==> flow/design.v <==
module alu (input signed [10:0] regA, regB,  
				input [1:0] opcode,
				input clock, computestrobe,
				output reg signed[20:0] result,  
				output reg remain,  
				output reg [20:0] remainder  
				);
	reg [10:0] N, D;
	reg signed [20:0] res_t;
	reg [20:0] rem_t;
	reg signed [22:0] P;
	integer i;
	always @(posedge clock) begin
		if (computestrobe) begin
			res_t = result;
			rem_t = remainder; 
			remain <= 1'b0;
			case(opcode)
			2'b00 : begin 
				res_t = regA + regB;
			end
			2'b01 : begin
				res_t = regA - regB;
			end
			2'b10 : begin
				P = {{11{1'b0}}, regB, 1'b0};
				for (i = 11; i > 0; i = i-1) begin
					case (P [1:0]) 
						2'b01 : P[22:12] = P[22:12] + regA;
						2'b10 : P[22:12] = P[22:12] - regA;
						default: begin end
					endcase
					P = {P[22], P[22:1]};
				end
				res_t = P [21:1];
			end
			2'b11 : begin
				res_t = 21'd0;
				rem_t = 21'd0;
				N = (regA[10] == 1)? -regA: regA;
				D = (regB[10] == 1)? -regB: regB;
				if(D != 11'd0) begin  
					for (i = 10; i >= 0; i = i-1) begin
						rem_t = rem_t << 1;
						rem_t[0] = N[i];
						if (rem_t >= D) begin
							rem_t = rem_t - D;
							res_t[i] = 1'b1;
						end
					end
					if(regA[10] == 1'b1 && rem_t != 21'd0) begin  
						rem_t = D - rem_t;
						res_t = res_t + 1'b1;
					end
					res_t = ((regA[10] == 1)^(regB[10] == 1))? -res_t:res_t;
					remain <= 1'b1;
				end
			end
			default : begin	end
			endcase
			result <= res_t;
			remainder <= rem_t;
		end
	end
endmodule 
module bcdtobin (
	input [31:0] BCD,
	output reg signed [10:0] binout);
	reg signed [10:0] temp;
	always @ (*) begin
		temp = 11'd0;  
		if(BCD[3:0] < 4'b1010) begin  
			temp = temp + BCD[3:0];		
		end else if (BCD[3:0] == 4'b1110) begin  
			temp = -temp;  
		end
		if(BCD[7:4] < 4'b1010) begin  
			temp = temp + (11'd10*BCD[7:4]);		
		end else if (BCD[7:4] == 4'b1110) begin  
			temp = -temp;
		end
		if(BCD[11:8] < 4'b1010) begin  
			temp = temp + (11'd100 * BCD[11:8]);
		end else if (BCD[11:8] == 4'b1110) begin  
			temp = -temp;
		end
		if(BCD[15:12] == 4'b1110) begin  
			temp = -temp;
		end
		binout = temp;
	end
endmodule 
module bintobcd(input signed [20:0] bin,
						output reg [31:0] bcdnum);
		reg [51:0] masterreg;
		reg negative;
		integer i;
		always @(bin) begin
			masterreg = {52{1'b0}};
			negative = (bin[20] == 1)? 1'b1: 1'b0;
			masterreg[19:0] = (negative)? -bin[19:0]: bin[19:0];
			for (i = 0; i < 20; i = i + 1) begin
				if(masterreg[23:20] >= 4'd5 ) begin
				  masterreg[23:20] = masterreg[23:20] + 4'd3;
				end
				if(masterreg[27:24] >= 4'd5 ) begin
				  masterreg[27:24] = masterreg[27:24] + 4'd3;
				end
				if(masterreg[31:28] >= 4'd5 ) begin
				  masterreg[31:28] = masterreg[31:28] + 4'd3;
				end
				if(masterreg[35:32] >= 4'd5 ) begin
				  masterreg[35:32] = masterreg[35:32] + 4'd3;
				end
				if(masterreg[39:36] >= 4'd5 ) begin
				  masterreg[39:36] = masterreg[39:36] + 4'd3;
				end
				if(masterreg[43:40] >= 4'd5 ) begin
				  masterreg[43:40] = masterreg[43:40] + 4'd3;
				end
				if(masterreg[47:44] >= 4'd5 ) begin
				  masterreg[47:44] = masterreg[47:44] + 4'd3;
				end
				masterreg = masterreg << 1;
			end
			masterreg[51:48] = (negative)? 4'b1110 : 4'b1111;
			bcdnum = masterreg[51:20];
		end
	endmodule 
module numlength (input signed [20:0] binary_num,
	output reg [3:0]length);
reg signed [20:0] abs_num;
always @ (*) begin
	abs_num = (binary_num[20] == 1)? -binary_num: binary_num;
	length <= 3'd1;
	if (abs_num > 22'd9) length <= 3'd2;
	if (abs_num > 22'd99) length <= 3'd3;
	if (abs_num > 22'd999) length <= 3'd4;
	if (abs_num > 22'd9999) length <= 3'd5;
	if (abs_num > 22'd99999) length <= 3'd6;
end
endmodule
module resultformatter (input clock, remain,
					input [20:0] ALUresult, ALUremainder,
					output reg [31:0] formattedresult, 
					output reg [31:0] result_formem);
	wire [3:0] length_result, length_remainder;
	reg [31:0] temp_result, temp_result_1, temp_remainder;
	reg [3:0] result_used, result_used_1, remainder_used;
	wire [31:0] result_bcd, remainder_bcd;
	wire result_neg;
	numlength resultlength (.binary_num(ALUresult),
									.length(length_result));
	numlength remainderlength (.binary_num(ALUremainder),
										.length(length_remainder));
	bintobcd result_to_bcd(.bin(ALUresult),
									.bcdnum(result_bcd));
	bintobcd remainder_to_bcd(.bin(ALUremainder),
									.bcdnum(remainder_bcd));
	assign result_neg = ALUresult[20];
	integer i;
	reg [31:0] fr_t, fm_t;
	always @ (posedge clock) begin
		fr_t = formattedresult;
		result_used = 4'd0;
		remainder_used = 4'd0;
		temp_remainder = remainder_bcd;
		temp_result = result_bcd;
		for (i = 0; i < 8; i = i + 1) begin
			fr_t = fr_t >> 4;  
			if (remainder_used < length_remainder && remain) begin  
				fr_t[31:28] = temp_remainder[3:0];  
				temp_remainder = temp_remainder >> 4;  
				remainder_used = remainder_used + 1'd1;  
			end else if (remainder_used == length_remainder && remain) begin
				fr_t[31:28] = 4'b1010;  
				remainder_used = remainder_used + 1'd1;
			end else if (result_used < length_result) begin  
				fr_t[31:28] = temp_result[3:0];  
				temp_result = temp_result >> 4;  
				result_used = result_used + 1'd1;  
			end else if (result_used == length_result && result_neg == 1) begin  
				fr_t[31:28] = 4'b1110;  
				result_used = result_used + 1'd1;
			end else begin
				fr_t[31:28] = 4'b1111;  
			end
		end
		formattedresult <= fr_t;
	end
	always @ (posedge clock) begin
		fm_t = result_formem;
		result_used_1 = 3'd0;
		temp_result_1 = result_bcd;
		for (i = 0; i < 8; i = i + 1) begin
			fm_t = fm_t >> 4;
			if (result_used_1 < length_result && result_used_1 < 3'd3) begin  
				fm_t[31:28] = temp_result_1[3:0];
				temp_result_1 = temp_result_1 >> 4;
				result_used_1 = result_used_1 + 1'd1;
			end else begin
				fm_t[31:28] = 4'b1111;  
			end
		end
		result_formem <= fm_t;
	end
endmodule 
module control (input dig_in,
				input reset_in,
				input ex_in,
				input op_in,
				input bksp_in,
				input MS_in,
				input MR_in,
				input MC_in,
				input sub_in,
				input clock,
				input rst,
				output reg bksp_A,
				output reg bksp_B,
				output reg load_A,
				output reg load_B,
				output reg load_mem,
				output reg clear_mem,
				output reg load_A_mem,
				output reg load_B_mem,
				output reg load_op,
				output reg execute,
				output reg reset_out,
				output reg [1:0] display_select);
	parameter start = 0, op_A = 1, op_A_neg = 2, oprnd = 3, op_B = 4, op_B_neg = 5, result = 6;
	reg[2:0]state;
	always @(posedge clock) begin
		if (rst) state <= start;
		else case(state)
			start: begin
				if (sub_in) state <= op_A_neg;
				if (dig_in || MR_in) state <= op_A;
			end
			op_A: begin
				if(op_in) state <= oprnd;
				if(reset_in) state <= start;
			end
			op_A_neg: begin
				if (sub_in || bksp_in) state <= start;
				if (dig_in || MR_in) state <= op_A;
				if(reset_in) state <= start;
			end
			oprnd: begin
				if (sub_in) state <= op_B_neg;
				if(dig_in) state <= op_B;
				if(reset_in) state <= start;
			end
			op_B: begin
				if(ex_in) state <= result;
				if(reset_in) state <= start;
			end
			op_B_neg: begin
				if (sub_in || bksp_in) state <= oprnd;
				if (dig_in || MR_in) state <= op_B;
				if(reset_in) state <= start;
			end
			result: begin
				if (reset_in) state <= start;
			end
		endcase
	end
	always @(*) begin
		bksp_A <= 0;
		bksp_B <= 0;
		load_A <= 0;
		load_B <= 0;
		load_mem <= (MS_in)? 1'b1:1'b0;
		clear_mem <= (MC_in)? 1'b1:1'b0;
		load_A_mem <= 0;
		load_B_mem <= 0;
		load_op <= 0;
		execute <= 0;
		reset_out <= 0;
		case(state)
			start: begin
				if (MR_in) load_A_mem <=1;
				else if (sub_in || dig_in) load_A <= 1;
				else 	reset_out <= 1;
				display_select <= 2'b00;
			end
			op_A: begin
				if(dig_in) load_A <= 1;
				if(MR_in) load_A_mem <=1;
				if(bksp_in) bksp_A <= 1;
				if (op_in) load_op <= 1;
				display_select = 2'b00;
			end
			op_B: begin
				if(dig_in) load_B <= 1;
				if(MR_in) load_B_mem <=1;
				if(bksp_in) bksp_B <= 1;
				if(ex_in) execute <= 1;
				display_select = 2'b01;
			end
			op_A_neg: begin
				if(dig_in) load_A <= 1;
				if (sub_in || bksp_in) bksp_A <= 1'b1;
				if(MR_in) load_A_mem <=1;
				display_select = 2'b00;
			end
			op_B_neg: begin
				if(dig_in) load_B <= 1;
				if(MR_in) load_B_mem <=1;
				if (sub_in || bksp_in) bksp_B <= 1'b1;
				display_select = 2'b01;
			end
			oprnd: begin
				if (sub_in || dig_in) load_B <= 1'b1;
				display_select = 2'b01;
			end
			result: begin
				display_select = 2'b10;
			end
			default : begin
				display_select <= 2'b00;
			end
		endcase
	end
endmodule
module bcdreg (input clock,
			input rst,
			input [3:0] digit,
			input [31:0] mem,
			input load,
			input bksp,
			input clear,
			input load_mem,
			output reg [31:0] bcdreg
);
	reg [31:0] nxt;
	always @ (posedge clock) begin
			nxt = bcdreg;
			if (rst || clear) begin  
				nxt = {8{4'b1111}};
			end else if (load_mem) begin
				nxt = mem;
			end else if (bksp) begin
				nxt = nxt >> 4;
				nxt[31:28] = 4'b1111;
			end else if (load) begin
				if(nxt[11:8] == 4'b1110) begin 
					nxt[15:0] = nxt[15:0] << 4;
				end else begin
					nxt[11:0] = nxt[11:0] << 4;
				end
				nxt[3:0] = digit;
			end
		bcdreg <= nxt;
	end
endmodule 
module memreg (input clock,
			input rst,
			input [31:0] mem_input,
			input load,
			input clear,
			output reg [31:0] memreg
);
	always @ (posedge clock) begin
			if (rst || clear) begin
				memreg <= {{7{4'b1111}},4'b0000};
			end else if (load) begin
				memreg <= mem_input;
			end 
	end
endmodule 
module memmux (input [1:0] display_select,
					input [31:0] A, B, result,
					output reg [31:0] mem_input);
	always @(*) begin
		case (display_select)
			2'b00 : mem_input = A;
			2'b01 : mem_input = B;
			2'b10 : mem_input = result;
			default : mem_input = A;
		endcase
	end
endmodule 
module displaymux (input [1:0] display_select,
					input [31:0] reg_A, reg_B, reg_result,
					output reg [3:0] hex0_out, hex1_out, hex2_out, hex3_out, hex4_out, hex5_out, hex6_out, hex7_out);
	reg [31:0] selected_reg;
	always @(*) begin
		case (display_select)
			2'b00 : selected_reg = reg_A;
			2'b01 : selected_reg = reg_B;
			2'b10 : selected_reg = reg_result;
			default : selected_reg = reg_A;
		endcase
	 hex0_out = selected_reg[3:0];
	 hex1_out = selected_reg[7:4];
	 hex2_out = selected_reg[11:8];
	 hex3_out = selected_reg[15:12];
	 hex4_out = selected_reg[19:16];
	 hex5_out = selected_reg[23:20];
	 hex6_out = selected_reg[27:24];
	 hex7_out = selected_reg[31:28];
	end
endmodule 
module char_7seg( input [3:0] S,
						output reg [0:6] Display);
	always @(S)
	begin
		case (S)
		4'b0000  : Display <= 7'b0000001;  
		4'b0001  : Display <= 7'b1001111;  
		4'b0010  : Display <= 7'b0010010;  
		4'b0011  : Display <= 7'b0000110;  
		4'b0100  : Display <= 7'b1001100;  
		4'b0101  : Display <= 7'b0100100;  
		4'b0110  : Display <= 7'b0100000;  
		4'b0111  : Display <= 7'b0001111;  
		4'b1000  : Display <= 7'b0000000;  
		4'b1001  : Display <= 7'b0001100;  
		4'b1010  : Display <= 7'b1111010;  
		4'b1110  : Display <= 7'b1111110;  
		default  : Display <= 7'b1111111;  
		endcase
	end
endmodule
module inputhandler (
	input keystrobe,
	input [3:0] keycode,
	output dig_strobe,
	output reset_strobe,
	output ex_strobe,
	output op_strobe,
	output sub_strobe,
	output [3:0] dig_code,
	output [1:0] op_code);
assign dig_strobe = ((keycode < 4'b1010) && keystrobe)? 1'b1:1'b0;
assign reset_strobe = ((keycode == 4'b1010) && keystrobe)? 1'b1:1'b0;
assign ex_strobe = ((keycode == 4'b1011) && keystrobe)? 1'b1:1'b0;
assign op_strobe = ((keycode > 4'b1011) && keystrobe)? 1'b1:1'b0;
assign sub_strobe = ((keycode == 4'b1110) && keystrobe)? 1'b1:1'b0;
assign dig_code = keycode;
assign op_code = ~keycode[1:0];  
endmodule
module opreg (input load,
			input [1:0] op_code,
			input clock,
			output reg [1:0] operator);
	always @ (posedge clock) begin
		if(load)	operator <= op_code;
	end
endmodule 
module posedgetrigger (
		input clock,
		input rst,
		input signal,
		output strobe);
	reg signal_last;
	always @(posedge clock) begin
			if (rst) signal_last <= 1'b0;
			else signal_last <= signal;
	end
	assign strobe = (signal && ~signal_last)? 1'b1:1'b0;
endmodule 
module negedgetrigger (
		input clock,
		input rst,
		input signal,
		output strobe);
	reg signal_last;
	always @(posedge clock) begin
			if (rst) signal_last <= 1'b1;
			else signal_last <= signal;
	end
	assign strobe = (~signal && signal_last)? 1'b1:1'b0;
endmodule 
module PBhandler (
	input [3:0] KEY,
	input clock,
	input rst,
	output bksp_strobe,
	output MS_strobe,
	output MR_strobe,
	output MC_strobe);
negedgetrigger bksp (.clock(clock), .rst(rst), .signal(KEY[0]), .strobe(bksp_strobe));
negedgetrigger MS (.clock(clock), .rst(rst), .signal(KEY[1]), .strobe(MS_strobe));
negedgetrigger MR (.clock(clock), .rst(rst), .signal(KEY[2]), .strobe(MR_strobe));
negedgetrigger MC (.clock(clock), .rst(rst), .signal(KEY[3]), .strobe(MC_strobe));
endmodule
`default_nettype none
module calculator (input CLOCK_50,
							input RESET,
							input KEYPRESSED,
							input [3:0] KEYCODE,
							input [3:0] KEY,
							output [0:6] HEX0, HEX1, HEX2, HEX3, HEX4, HEX5, HEX6, HEX7
							);
		wire clockmain = CLOCK_50;
		wire rst = RESET;
		wire [3:0] keycode = KEYCODE;
		wire keystrobe;
		wire load_A, load_B;
		wire bksp_A, bksp_B;
		posedgetrigger keypressedge (.clock(clockmain), .rst(rst), .signal(KEYPRESSED), .strobe(keystrobe));
		wire dig_strobe, reset_strobe, ex_strobe, op_strobe, sub_strobe;
		wire [3:0] dig_code;
		wire [1:0] op_code;
		inputhandler keypad (
			.keystrobe(keystrobe),
			.keycode(keycode),
			.dig_strobe(dig_strobe),
			.reset_strobe(reset_strobe),
			.ex_strobe(ex_strobe),
			.op_strobe(op_strobe),
			.sub_strobe(sub_strobe),
			.dig_code(dig_code),
			.op_code(op_code)
		);
		wire bksp_strobe, MS_strobe, MR_strobe, MC_strobe;
		PBhandler PB (
			.KEY(KEY),
			.clock(clockmain),
			.rst(rst),
			.bksp_strobe(bksp_strobe),
			.MS_strobe(MS_strobe),
			.MR_strobe(MR_strobe),
			.MC_strobe(MC_strobe)
		);
		wire [1:0] display_select;
		wire load_op, reset_state, execute, load_A_mem, load_B_mem, load_mem, clear_mem;
		control FSM (
			.dig_in(dig_strobe),
			.reset_in(reset_strobe),
			.ex_in(ex_strobe),
			.op_in(op_strobe),
			.bksp_in(bksp_strobe),
			.MS_in(MS_strobe),
			.MR_in(MR_strobe),
			.MC_in(MC_strobe),
			.sub_in(sub_strobe),
			.clock(clockmain),
			.rst(rst),
			.bksp_A(bksp_A),
			.bksp_B(bksp_B),
			.load_A(load_A),
			.load_B(load_B),
			.load_mem(load_mem),
			.clear_mem(clear_mem),
			.load_A_mem(load_A_mem),
			.load_B_mem(load_B_mem),
			.load_op(load_op),
			.reset_out(reset_state),
			.execute(execute),  
			.display_select(display_select)
		);
		wire[31:0] reg_A, reg_B;
		wire [31:0] memory_selected, memory_stored;
		bcdreg operand_A (.clock(clockmain), .rst(rst),
							.digit(dig_code),
							.load(load_A),
							.bksp(bksp_A),
							.clear(reset_state),
							.bcdreg(reg_A),
							.mem(memory_stored),
							.load_mem(load_A_mem)
							);
		bcdreg operand_B (.clock(clockmain), .rst(rst),
							.digit(dig_code),
							.load(load_B),
							.bksp(bksp_B),
							.clear(reset_state),
							.bcdreg(reg_B),
							.mem(memory_stored),
							.load_mem(load_B_mem)
							);
		wire [1:0] operator;
		opreg op (.clock(clockmain),
			.load(load_op),
			.op_code(op_code),
			.operator(operator)
		);
		wire [10:0] reg_A_binary, reg_B_binary;
		wire [31:0] reg_result, reg_memresult;
		wire [20:0] result_bin, remainder_bin; 
		wire remain;
		bcdtobin reg_A_tobinary (.BCD(reg_A), .binout(reg_A_binary));
		bcdtobin reg_B_tobinary (.BCD(reg_B), .binout(reg_B_binary));
		alu alu_1 (.regA(reg_A_binary), 
					.regB(reg_B_binary),
					.opcode(operator),
					.clock(clockmain),
					.computestrobe(execute),
					.result(result_bin),
					.remain(remain),
					.remainder(remainder_bin));
		resultformatter resultformatter_1 (.clock(clockmain),
														.remain(remain),
														.ALUresult(result_bin),
														.ALUremainder(remainder_bin),
														.formattedresult(reg_result),
														.result_formem(reg_memresult));
		memmux memory_select (.display_select(display_select),
									.A(reg_A),
									.B(reg_B),
									.result(reg_memresult),
									.mem_input(memory_selected));
		memreg memory_register (.clock(clockmain), .rst(rst),
										.mem_input(memory_selected),
										.load(load_mem),
										.clear(clear_mem),
										.memreg(memory_stored));
		wire [3:0] hex0char_A, hex1char_A, hex2char_A, bcdneg_A;
		wire [3:0] hex0char_B, hex1char_B, hex2char_B, bcdneg_B;
		wire [3:0] hex0_out, hex1_out, hex2_out, hex3_out, hex4_out, hex5_out, hex6_out, hex7_out;
		displaymux displayMUX (.display_select(display_select),
								.reg_A(reg_A),
								.reg_B(reg_B),
								.reg_result(reg_result),
								.hex0_out(hex0_out), 
								.hex1_out(hex1_out), 
								.hex2_out(hex2_out), 
								.hex3_out(hex3_out), 
								.hex4_out(hex4_out), 
								.hex5_out(hex5_out), 
								.hex6_out(hex6_out), 
								.hex7_out(hex7_out)
								);
		char_7seg H0 (.S(hex0_out), .Display(HEX0));
		char_7seg H1 (.S(hex1_out), .Display(HEX1));
		char_7seg H2 (.S(hex2_out), .Display(HEX2));
		char_7seg H3 (.S(hex3_out), .Display(HEX3));
		char_7seg H4 (.S(hex4_out), .Display(HEX4));
		char_7seg H5 (.S(hex5_out), .Display(HEX5));
		char_7seg H6 (.S(hex6_out), .Display(HEX6));
		char_7seg H7 (.S(hex7_out), .Display(HEX7));
endmodule 
* Tool chain data of calculator
The steps from the RTL of calculator to its reports follow in flow order.
Lines are those of the file above, counted from 1.
Operators: Yosys type, input widths -> output width; for muxes data width and select width s.
Cell names lack the library's common part.
The mark -- stands for no value.
- Top module :: calculator
- Clock input :: CLOCK_50
- Cell library :: sky130hd
- Timing corner :: tt_025C_1v80

* Word-level counts
Counts by Yosys on the flattened word-level netlist (proc, flatten, opt, wreduce; memories kept). Register bits leave out memories and registers merged into their read ports (data or address). Print and check cells are left out.
Memory sizes are those after Yosys's memory passes, which may raise the word count (mostly to a power of two), join words into wider ones and drop unused or constant bits.
- $add $sub $neg :: 295
- Multiply operators :: 4
- $lt $le $gt $ge :: 283
- Eq/ne operators :: 61
- Multiplexer cells :: 566
- Bitwise logic cells :: 8
- Reductions and logical operators :: 69
** Operators with widths (number)
- $mux 4 :: 273
- $mux 20 :: 47
- $ge 4x3->1 const B :: 210
- $add 4x2->4 const B :: 186
- $mux 11 :: 33
- $mux 21 :: 15
- $pmux 11 s2 :: 10
- $ge 21x11->1 :: 10
- $sub 20x11->20 :: 9
- $mux 3 :: 52
- $add 11x11->11 :: 14
- $pmux 32 s2 :: 2
- $mux 24 :: 5
- $mux 28 :: 4
- $mux 16 :: 7
- $sub 11x11->11 :: 10
- $mux 12 :: 9
- $mux 1 :: 91
- $neg 11->11 :: 8
- $pmux 21 s4 :: 1
- $add 3x2->3 const B :: 24
- $lt 4x4->1 :: 18
- $mul 5x4->9 const A :: 2
- $mux 32 :: 2
- $neg 21->21 :: 3
- $add 4x1->4 const B :: 15
- $eq 4x4->1 :: 12
- $logic_and 1x1->1 :: 42
Not listed: further kinds 59, cells in them 172.
- Register bits :: 213
- Bits in read-only memories :: 896
- Memory cells :: 8
- Input bits :: 11
- Output and inout bits :: 56
- Cells after elaboration :: 1320
** Memory list
- (no name shown) :: words 16, width 7, read ports 1, write ports 0, RTL line 409 : case (S)
- (no name shown) :: words 16, width 7, read ports 1, write ports 0, RTL line 409
- (no name shown) :: words 16, width 7, read ports 1, write ports 0, RTL line 409
- (no name shown) :: words 16, width 7, read ports 1, write ports 0, RTL line 409
- (no name shown) :: words 16, width 7, read ports 1, write ports 0, RTL line 409
- (no name shown) :: words 16, width 7, read ports 1, write ports 0, RTL line 409
Further memories, not shown: 2.

* Longest topological paths
Depth = most cells in a row (Yosys ltp): at word level without a register or memory, in the mapped netlist without a sequential cell, where the memories' decode and read muxes count.
- Depth after elaboration :: 77
- ABC_AREA :: 1
- Gate-level depth with buffers :: 232
- Gate-level depth less buffers :: 213

* Synthesis result
Source: synth_stat.txt of the flow (Yosys; design flattened, memories mapped). It holds for the ABC_AREA given above (unset counts as 0); a run with the other value may have another netlist.
The area totals of this step are shown rounded.
** Cell types
- ha_1 :: number 669, total area 8.37E+03 um^2
- nand2_1 :: number 2132, total area 8E+03 um^2
- inv_1 :: number 1520, total area 5.71E+03 um^2
- o21ai_0 :: number 828, total area 4.14E+03 um^2
- nand3_1 :: number 726, total area 3.63E+03 um^2
- dfxtp_1 :: number 172, total area 3.44E+03 um^2
- nor2_1 :: number 880, total area 3.3E+03 um^2
- xor2_1 :: number 264, total area 2.31E+03 um^2
- a21oi_1 :: number 376, total area 1.88E+03 um^2
- edfxtp_1 :: number 45, total area 1.35E+03 um^2
- xnor2_1 :: number 83, total area 726.947 um^2
- nand4_1 :: number 102, total area 638.112 um^2
- fa_1 :: number 31, total area 620.595 um^2
- clkbuf_1 :: number 143, total area 536.765 um^2
- nor3_1 :: number 96, total area 480.461 um^2
- o21ai_1 :: number 95, total area 475.456 um^2
- o211ai_1 :: number 45, total area 337.824 um^2
- or2_2 :: number 52, total area 325.312 um^2
Other cell types: 54; their cells: 617.
- Cells in the netlist :: 8876
- Cell area after synthesis :: 50780 um^2
- Area of sequential cells :: 4795 um^2
- Flip-flops :: 217
- Buffer cells :: 205

* Timing after synthesis
Path of least setup slack by OpenSTA after synthesis, without wires, with an ideal clock, recovery checks aside; 20% of the period is set as input and as output delay. Where synthesis merged equal registers, the netlist keeps one of their names.
- Path kind :: register to register
- Start :: reg operand_A.bcdreg[5]
- End :: reg alu_1.remainder[18]
- Clock period :: 50.0 ns
- Library setup time :: 0.146 ns
- Launch time at the first pin :: 0.000 ns
- Data arrival time :: 31.843 ns
- Data required time :: 49.854 ns
- Setup slack :: 18.011 ns
- Path delay :: 31.989 ns
- Stages on the path :: 220
- Buffers on the path :: 22
- Period reached after synthesis :: 31.989 ns
"path delay" = arrival - input delay + setup time.
"stages on the path" counts driving pins, that of a launching flip-flop among them; a cell with two outputs on the path counts twice.
"period reached after synthesis" = period - worst setup slack (recovery checks aside). The figure is calculated, with input and output delays left at 20% of the set period.
The rows between start and end are the longest chain of elaborated cells between them; the timing report does not say that the signal goes this way. Where chains are equally long, one stands for them.
Each line given opens the expression or statement behind the cell; cells for indexed reads and writes are added by Yosys, which also makes memories of some case tables.
- Cells stage by stage :: dfxtp_1 -> inv_1 -> nor4_1 -> inv_1 -> nor2_1 -> xor2_1 -> nand2_1 -> o21ai_0 -> inv_1 -> ha_1 -> fa_1 -> nand2_1 -> inv_1 -> o21a_1 -> nor2_1 -> nor2_1 -> nor2_1 -> o21ai_0 -> (+184 left out) -> nand2_1 -> ha_1 -> a21oi_1 -> inv_1 -> a31oi_1 -> o21ai_0 -> a21oi_1 -> o21bai_1 -> a21oi_1 -> o21bai_1 -> nand2_1 -> a21oi_1 -> inv_1 -> nor2_1 -> nand3_1 -> o21ai_0 -> o21ai_0 -> a21oi_1
- Length of the longest elaborated chain :: 70
- Elaborated cells on any way between the ends :: 86
- RTL lines with such cells :: 17
- Those cells by class :: add/sub: 17; mul: 1; compare: 12; eq/ne: 1; mux: 53; reduce/logical: 2
** RTL lines, path after synthesis
- start: declaration :: RTL line 334 : output reg [31:0] bcdreg
- start: assignment :: RTL line 354 : bcdreg <= nxt;
- $mul 3x4->7 :: RTL line 78 : temp = temp + (11'd10*BCD[7:4]);
- $add 11x11->11 :: RTL line 78
- $mux 11 :: RTL line 77 : if(BCD[7:4] < 4'b1010) begin
- $neg 11->11 :: RTL line 85 : temp = -temp;
- $mux 11 :: RTL line 84 : end else if (BCD[11:8] == 4'b1110) begin
- $mux 11 :: RTL line 82 : if(BCD[11:8] < 4'b1010) begin
- $neg 11->11 :: RTL line 88 : temp = -temp;
- (+56 left out)
- $mux 21 :: RTL line 18 : case(opcode)
- $mux 21 :: RTL line 14 : if (computestrobe) begin
- $reduce_bool 21->1 :: RTL line 51 : if(regA[10] == 1'b1 && rem_t != 21'd0) begin
- $logic_and 1x1->1 :: RTL line 51
- $mux 21 :: RTL line 51
- $mux 21 :: RTL line 42 : if(D != 11'd0) begin
- $mux 21 :: RTL line 18
- end: assignment :: RTL line 62 : remainder <= rem_t;
- end: declaration :: RTL line 6 : output reg [20:0] remainder

* Timing after layout
From the final timing report of entry A: the path of least setup slack in the routed layout; clock arrival at registers is part of the times.
- Path kind :: register to register
- Start :: reg operand_A.bcdreg[3]
- End :: reg alu_1.remainder[19]
- Clock period :: 39.6 ns
- Library setup time :: 0.15 ns
- Launch time at the first pin :: 0.55 ns
- Data arrival time :: 34.87 ns
- Data required time :: 40.00 ns
- Setup slack :: 5.13 ns
- Stages on the path :: 212
- Buffers on the path :: 3
The rows between start and end are the longest chain of elaborated cells between them; the timing report does not say that the signal goes this way. Where chains are equally long, one stands for them.
- Cells stage by stage :: dfxtp_1 -> inv_1 -> nor2_1 -> inv_1 -> nand2_2 -> inv_1 -> buf_4 -> nor3_1 -> ha_1 -> nand2_1 -> o211ai_1 -> nand2_1 -> inv_1 -> fa_1 -> nand2_1 -> inv_1 -> o21a_1 -> nor2_1 -> (+176 left out) -> nand3_1 -> nand2_1 -> a21oi_1 -> o21bai_1 -> nand3_1 -> a21oi_1 -> o21ai_0 -> nand2_1 -> nand2_1 -> inv_1 -> o21ai_0 -> nand2_1 -> nand3_1 -> nor2_1 -> nand3_1 -> o21ai_0 -> o21ai_0 -> a21oi_1
- Length of the longest elaborated chain :: 72
- Elaborated cells on any way between the ends :: 86
- RTL lines with such cells :: 19
- Those cells by class :: add/sub: 18; compare: 12; mux: 54; reduce/logical: 2
** RTL lines, path after layout
- start: declaration :: RTL line 334 : output reg [31:0] bcdreg
- start: assignment :: RTL line 354 : bcdreg <= nxt;
- $lt 4x4->1 :: RTL line 72 : if(BCD[3:0] < 4'b1010) begin
- $mux 4 :: RTL line 72
- $neg 11->11 :: RTL line 80 : temp = -temp;
- $mux 11 :: RTL line 79 : end else if (BCD[7:4] == 4'b1110) begin
- $mux 11 :: RTL line 77 : if(BCD[7:4] < 4'b1010) begin
- $neg 11->11 :: RTL line 85 : temp = -temp;
- $mux 11 :: RTL line 84 : end else if (BCD[11:8] == 4'b1110) begin
- (+58 left out)
- $mux 21 :: RTL line 18 : case(opcode)
- $mux 21 :: RTL line 14 : if (computestrobe) begin
- $reduce_bool 21->1 :: RTL line 51 : if(regA[10] == 1'b1 && rem_t != 21'd0) begin
- $logic_and 1x1->1 :: RTL line 51
- $mux 21 :: RTL line 51
- $mux 21 :: RTL line 42 : if(D != 11'd0) begin
- $mux 21 :: RTL line 18
- end: assignment :: RTL line 62 : remainder <= rem_t;
- end: declaration :: RTL line 6 : output reg [20:0] remainder

Subject: flow runs of calculator

Hi,

Measured results for calculator: 4 stored runs of the Yosys and OpenROAD flow on sky130hd. The settings differ; the order carries no meaning. The constraints put input and output delay at 20% of the set period each and load the outputs with 0.01 pF.
"achieved clock period": clock period set for the run, less the worst setup slack. It is reckoned from that one timing run; input and output delays stay at 20% of the period that was set.
By "worst setup path time" is meant the share of the clock period that the worst setup path is allowed (20% is reserved at inputs, 20% at outputs), minus its slack. Clock arrival times at its registers enter into it.
Values from the reports are rounded here.

* Entry A
** Files
==> flow/run.sh <==
#!/bin/bash
# the make line also repeats the synthesis and layout settings of config.mk as NAME=value (left out here)
make -C /OpenROAD-flow-scripts/flow DESIGN_CONFIG=/design/flow/config.mk WORK_HOME=/design/flow/orfs CLKGATE_MAP_FILE= finish
==> flow/config.mk <==
export PLATFORM = sky130hd
export DESIGN_NAME = calculator
export DESIGN_NICKNAME = calculator
export VERILOG_FILES = /design/flow/design.v
export SDC_FILE = /design/flow/constraint.sdc
export NUM_CORES = 4
export LEC_CHECK = 0
export ABC_AREA = 1
export CAP_MARGIN = 15
export CORE_MARGIN = 2
export CORE_UTILIZATION = 57
export CTS_CLUSTER_DIAMETER = 387
export GPL_ROUTABILITY_DRIVEN = 0
export GPL_TIMING_DRIVEN = 1
export PLACE_DENSITY = 0.81
export SETUP_SLACK_MARGIN = 1.56
export SLEW_MARGIN = 20
==> flow/constraint.sdc <==
create_clock -name core_clock -period 39.6 [get_ports {CLOCK_50}]
set_input_delay 7.9200 -clock core_clock [delete_from_list [all_inputs] [get_ports {CLOCK_50}]]
set_output_delay 7.9200 -clock core_clock [all_outputs]
set_load 0.01 [all_outputs]
** Results
- Lowest setup slack :: 5.135 ns
- Utilization in the final report :: 0.604
- Post-route setup TNS :: 0.000 ns
- Synthesized cell area :: 50780 um^2
- Worst setup path time :: 34.47 ns
- Type of the worst setup path :: register to register
- Achieved clock period :: 34.465 ns
- Area inside the die boundary :: 91490 um^2
- Standard-cell area of the final layout :: 53420 um^2
- Worst-case hold slack :: 0.474 ns

* Entry B
** Files
==> flow/run.sh <==
#!/bin/bash
# the make line also repeats the synthesis and layout settings of config.mk as NAME=value (left out here)
make -C /OpenROAD-flow-scripts/flow DESIGN_CONFIG=/design/flow/config.mk WORK_HOME=/design/flow/orfs CLKGATE_MAP_FILE= finish
==> flow/config.mk <==
export PLATFORM = sky130hd
export DESIGN_NAME = calculator
export DESIGN_NICKNAME = calculator
export VERILOG_FILES = /design/flow/design.v
export SDC_FILE = /design/flow/constraint.sdc
export NUM_CORES = 4
export LEC_CHECK = 0
export ABC_AREA = 1
export CAP_MARGIN = 20
export CELL_PAD_IN_SITES_GLOBAL_PLACEMENT = 1
export CORE_MARGIN = 3
export CORE_UTILIZATION = 19
export CTS_CLUSTER_DIAMETER = 53
export GPL_TIMING_DRIVEN = 0
export PLACE_DENSITY_LB_ADDON = 0.12
export SETUP_SLACK_MARGIN = 5.0
export SLEW_MARGIN = 0
export TNS_END_PERCENT = 70
==> flow/constraint.sdc <==
create_clock -name core_clock -period 58.1 [get_ports {CLOCK_50}]
set_input_delay 11.6200 -clock core_clock [delete_from_list [all_inputs] [get_ports {CLOCK_50}]]
set_output_delay 11.6200 -clock core_clock [all_outputs]
set_load 0.01 [all_outputs]
** Results
- Lowest setup slack :: 16.13 ns
- Post-route setup TNS :: 0.000 ns
- Utilization in the final report :: 0.215
- Synthesized cell area :: 50780 um^2
- Achieved clock period :: 41.972 ns
- Standard-cell area of the final layout :: 57080 um^2
- Worst setup path time :: 41.97 ns
- Type of the worst setup path :: register to register
- Area inside the die boundary :: 273500 um^2
- Worst-case hold slack :: 0.478 ns

* Entry C
** Files
==> flow/run.sh <==
#!/bin/bash
# the make line also repeats the synthesis and layout settings of config.mk as NAME=value (left out here)
make -C /OpenROAD-flow-scripts/flow DESIGN_CONFIG=/design/flow/config.mk WORK_HOME=/design/flow/orfs CLKGATE_MAP_FILE= finish
==> flow/config.mk <==
export PLATFORM = sky130hd
export DESIGN_NAME = calculator
export DESIGN_NICKNAME = calculator
export VERILOG_FILES = /design/flow/design.v
export SDC_FILE = /design/flow/constraint.sdc
export NUM_CORES = 4
export LEC_CHECK = 0
export ABC_AREA = 0
export CAP_MARGIN = 25
export CORE_MARGIN = 2
export CORE_UTILIZATION = 50
export CTS_CLUSTER_DIAMETER = 27
export HOLD_SLACK_MARGIN = 0.18
export PLACE_DENSITY_LB_ADDON = 0.22
export SLEW_MARGIN = 30
==> flow/constraint.sdc <==
create_clock -name core_clock -period 23.0 [get_ports {CLOCK_50}]
set_input_delay 4.6000 -clock core_clock [delete_from_list [all_inputs] [get_ports {CLOCK_50}]]
set_output_delay 4.6000 -clock core_clock [all_outputs]
set_load 0.01 [all_outputs]
** Results
- Achieved clock period :: 36.480 ns
- Area inside the die boundary :: 108600 um^2
- Synthesized cell area :: 52980 um^2
- Lowest setup slack :: -13.48 ns
- Worst-case hold slack :: 0.491 ns
- Utilization in the final report :: 0.662
- Standard-cell area of the final layout :: 69610 um^2
- Post-route setup TNS :: -554.0 ns
- Worst setup path time :: 36.48 ns
- Type of the worst setup path :: register to register

* Entry D
** Files
==> flow/run.sh <==
#!/bin/bash
# the make line also repeats the synthesis and layout settings of config.mk as NAME=value (left out here)
make -C /OpenROAD-flow-scripts/flow DESIGN_CONFIG=/design/flow/config.mk WORK_HOME=/design/flow/orfs CLKGATE_MAP_FILE= finish
==> flow/config.mk <==
export PLATFORM = sky130hd
export DESIGN_NAME = calculator
export DESIGN_NICKNAME = calculator
export VERILOG_FILES = /design/flow/design.v
export SDC_FILE = /design/flow/constraint.sdc
export NUM_CORES = 4
export LEC_CHECK = 0
export ABC_AREA = 1
export CAP_MARGIN = 10
export CELL_PAD_IN_SITES_DETAIL_PLACEMENT = 1
export CELL_PAD_IN_SITES_GLOBAL_PLACEMENT = 3
export CORE_MARGIN = 3
export CORE_UTILIZATION = 19
export CTS_CLUSTER_DIAMETER = 400
export CTS_CLUSTER_SIZE = 79
export GPL_ROUTABILITY_DRIVEN = 0
export GPL_TIMING_DRIVEN = 1
export HOLD_SLACK_MARGIN = 0.04
export MAX_ROUTING_LAYER = met5
export PLACE_DENSITY = 0.74
export SLEW_MARGIN = 0
export TNS_END_PERCENT = 70
==> flow/constraint.sdc <==
create_clock -name core_clock -period 58.1 [get_ports {CLOCK_50}]
set_input_delay 11.6200 -clock core_clock [delete_from_list [all_inputs] [get_ports {CLOCK_50}]]
set_output_delay 11.6200 -clock core_clock [all_outputs]
set_load 0.01 [all_outputs]
** Results
- Lowest setup slack :: 20.19 ns
- Post-route setup TNS :: 0.000 ns
- Standard-cell area of the final layout :: 55830 um^2
- Worst-case hold slack :: 0.523 ns
- Area inside the die boundary :: 273500 um^2
- Worst setup path time :: 37.91 ns
- Type of the worst setup path :: register to register
- Utilization in the final report :: 0.21
- Achieved clock period :: 37.911 ns
- Synthesized cell area :: 50780 um^2

Regards
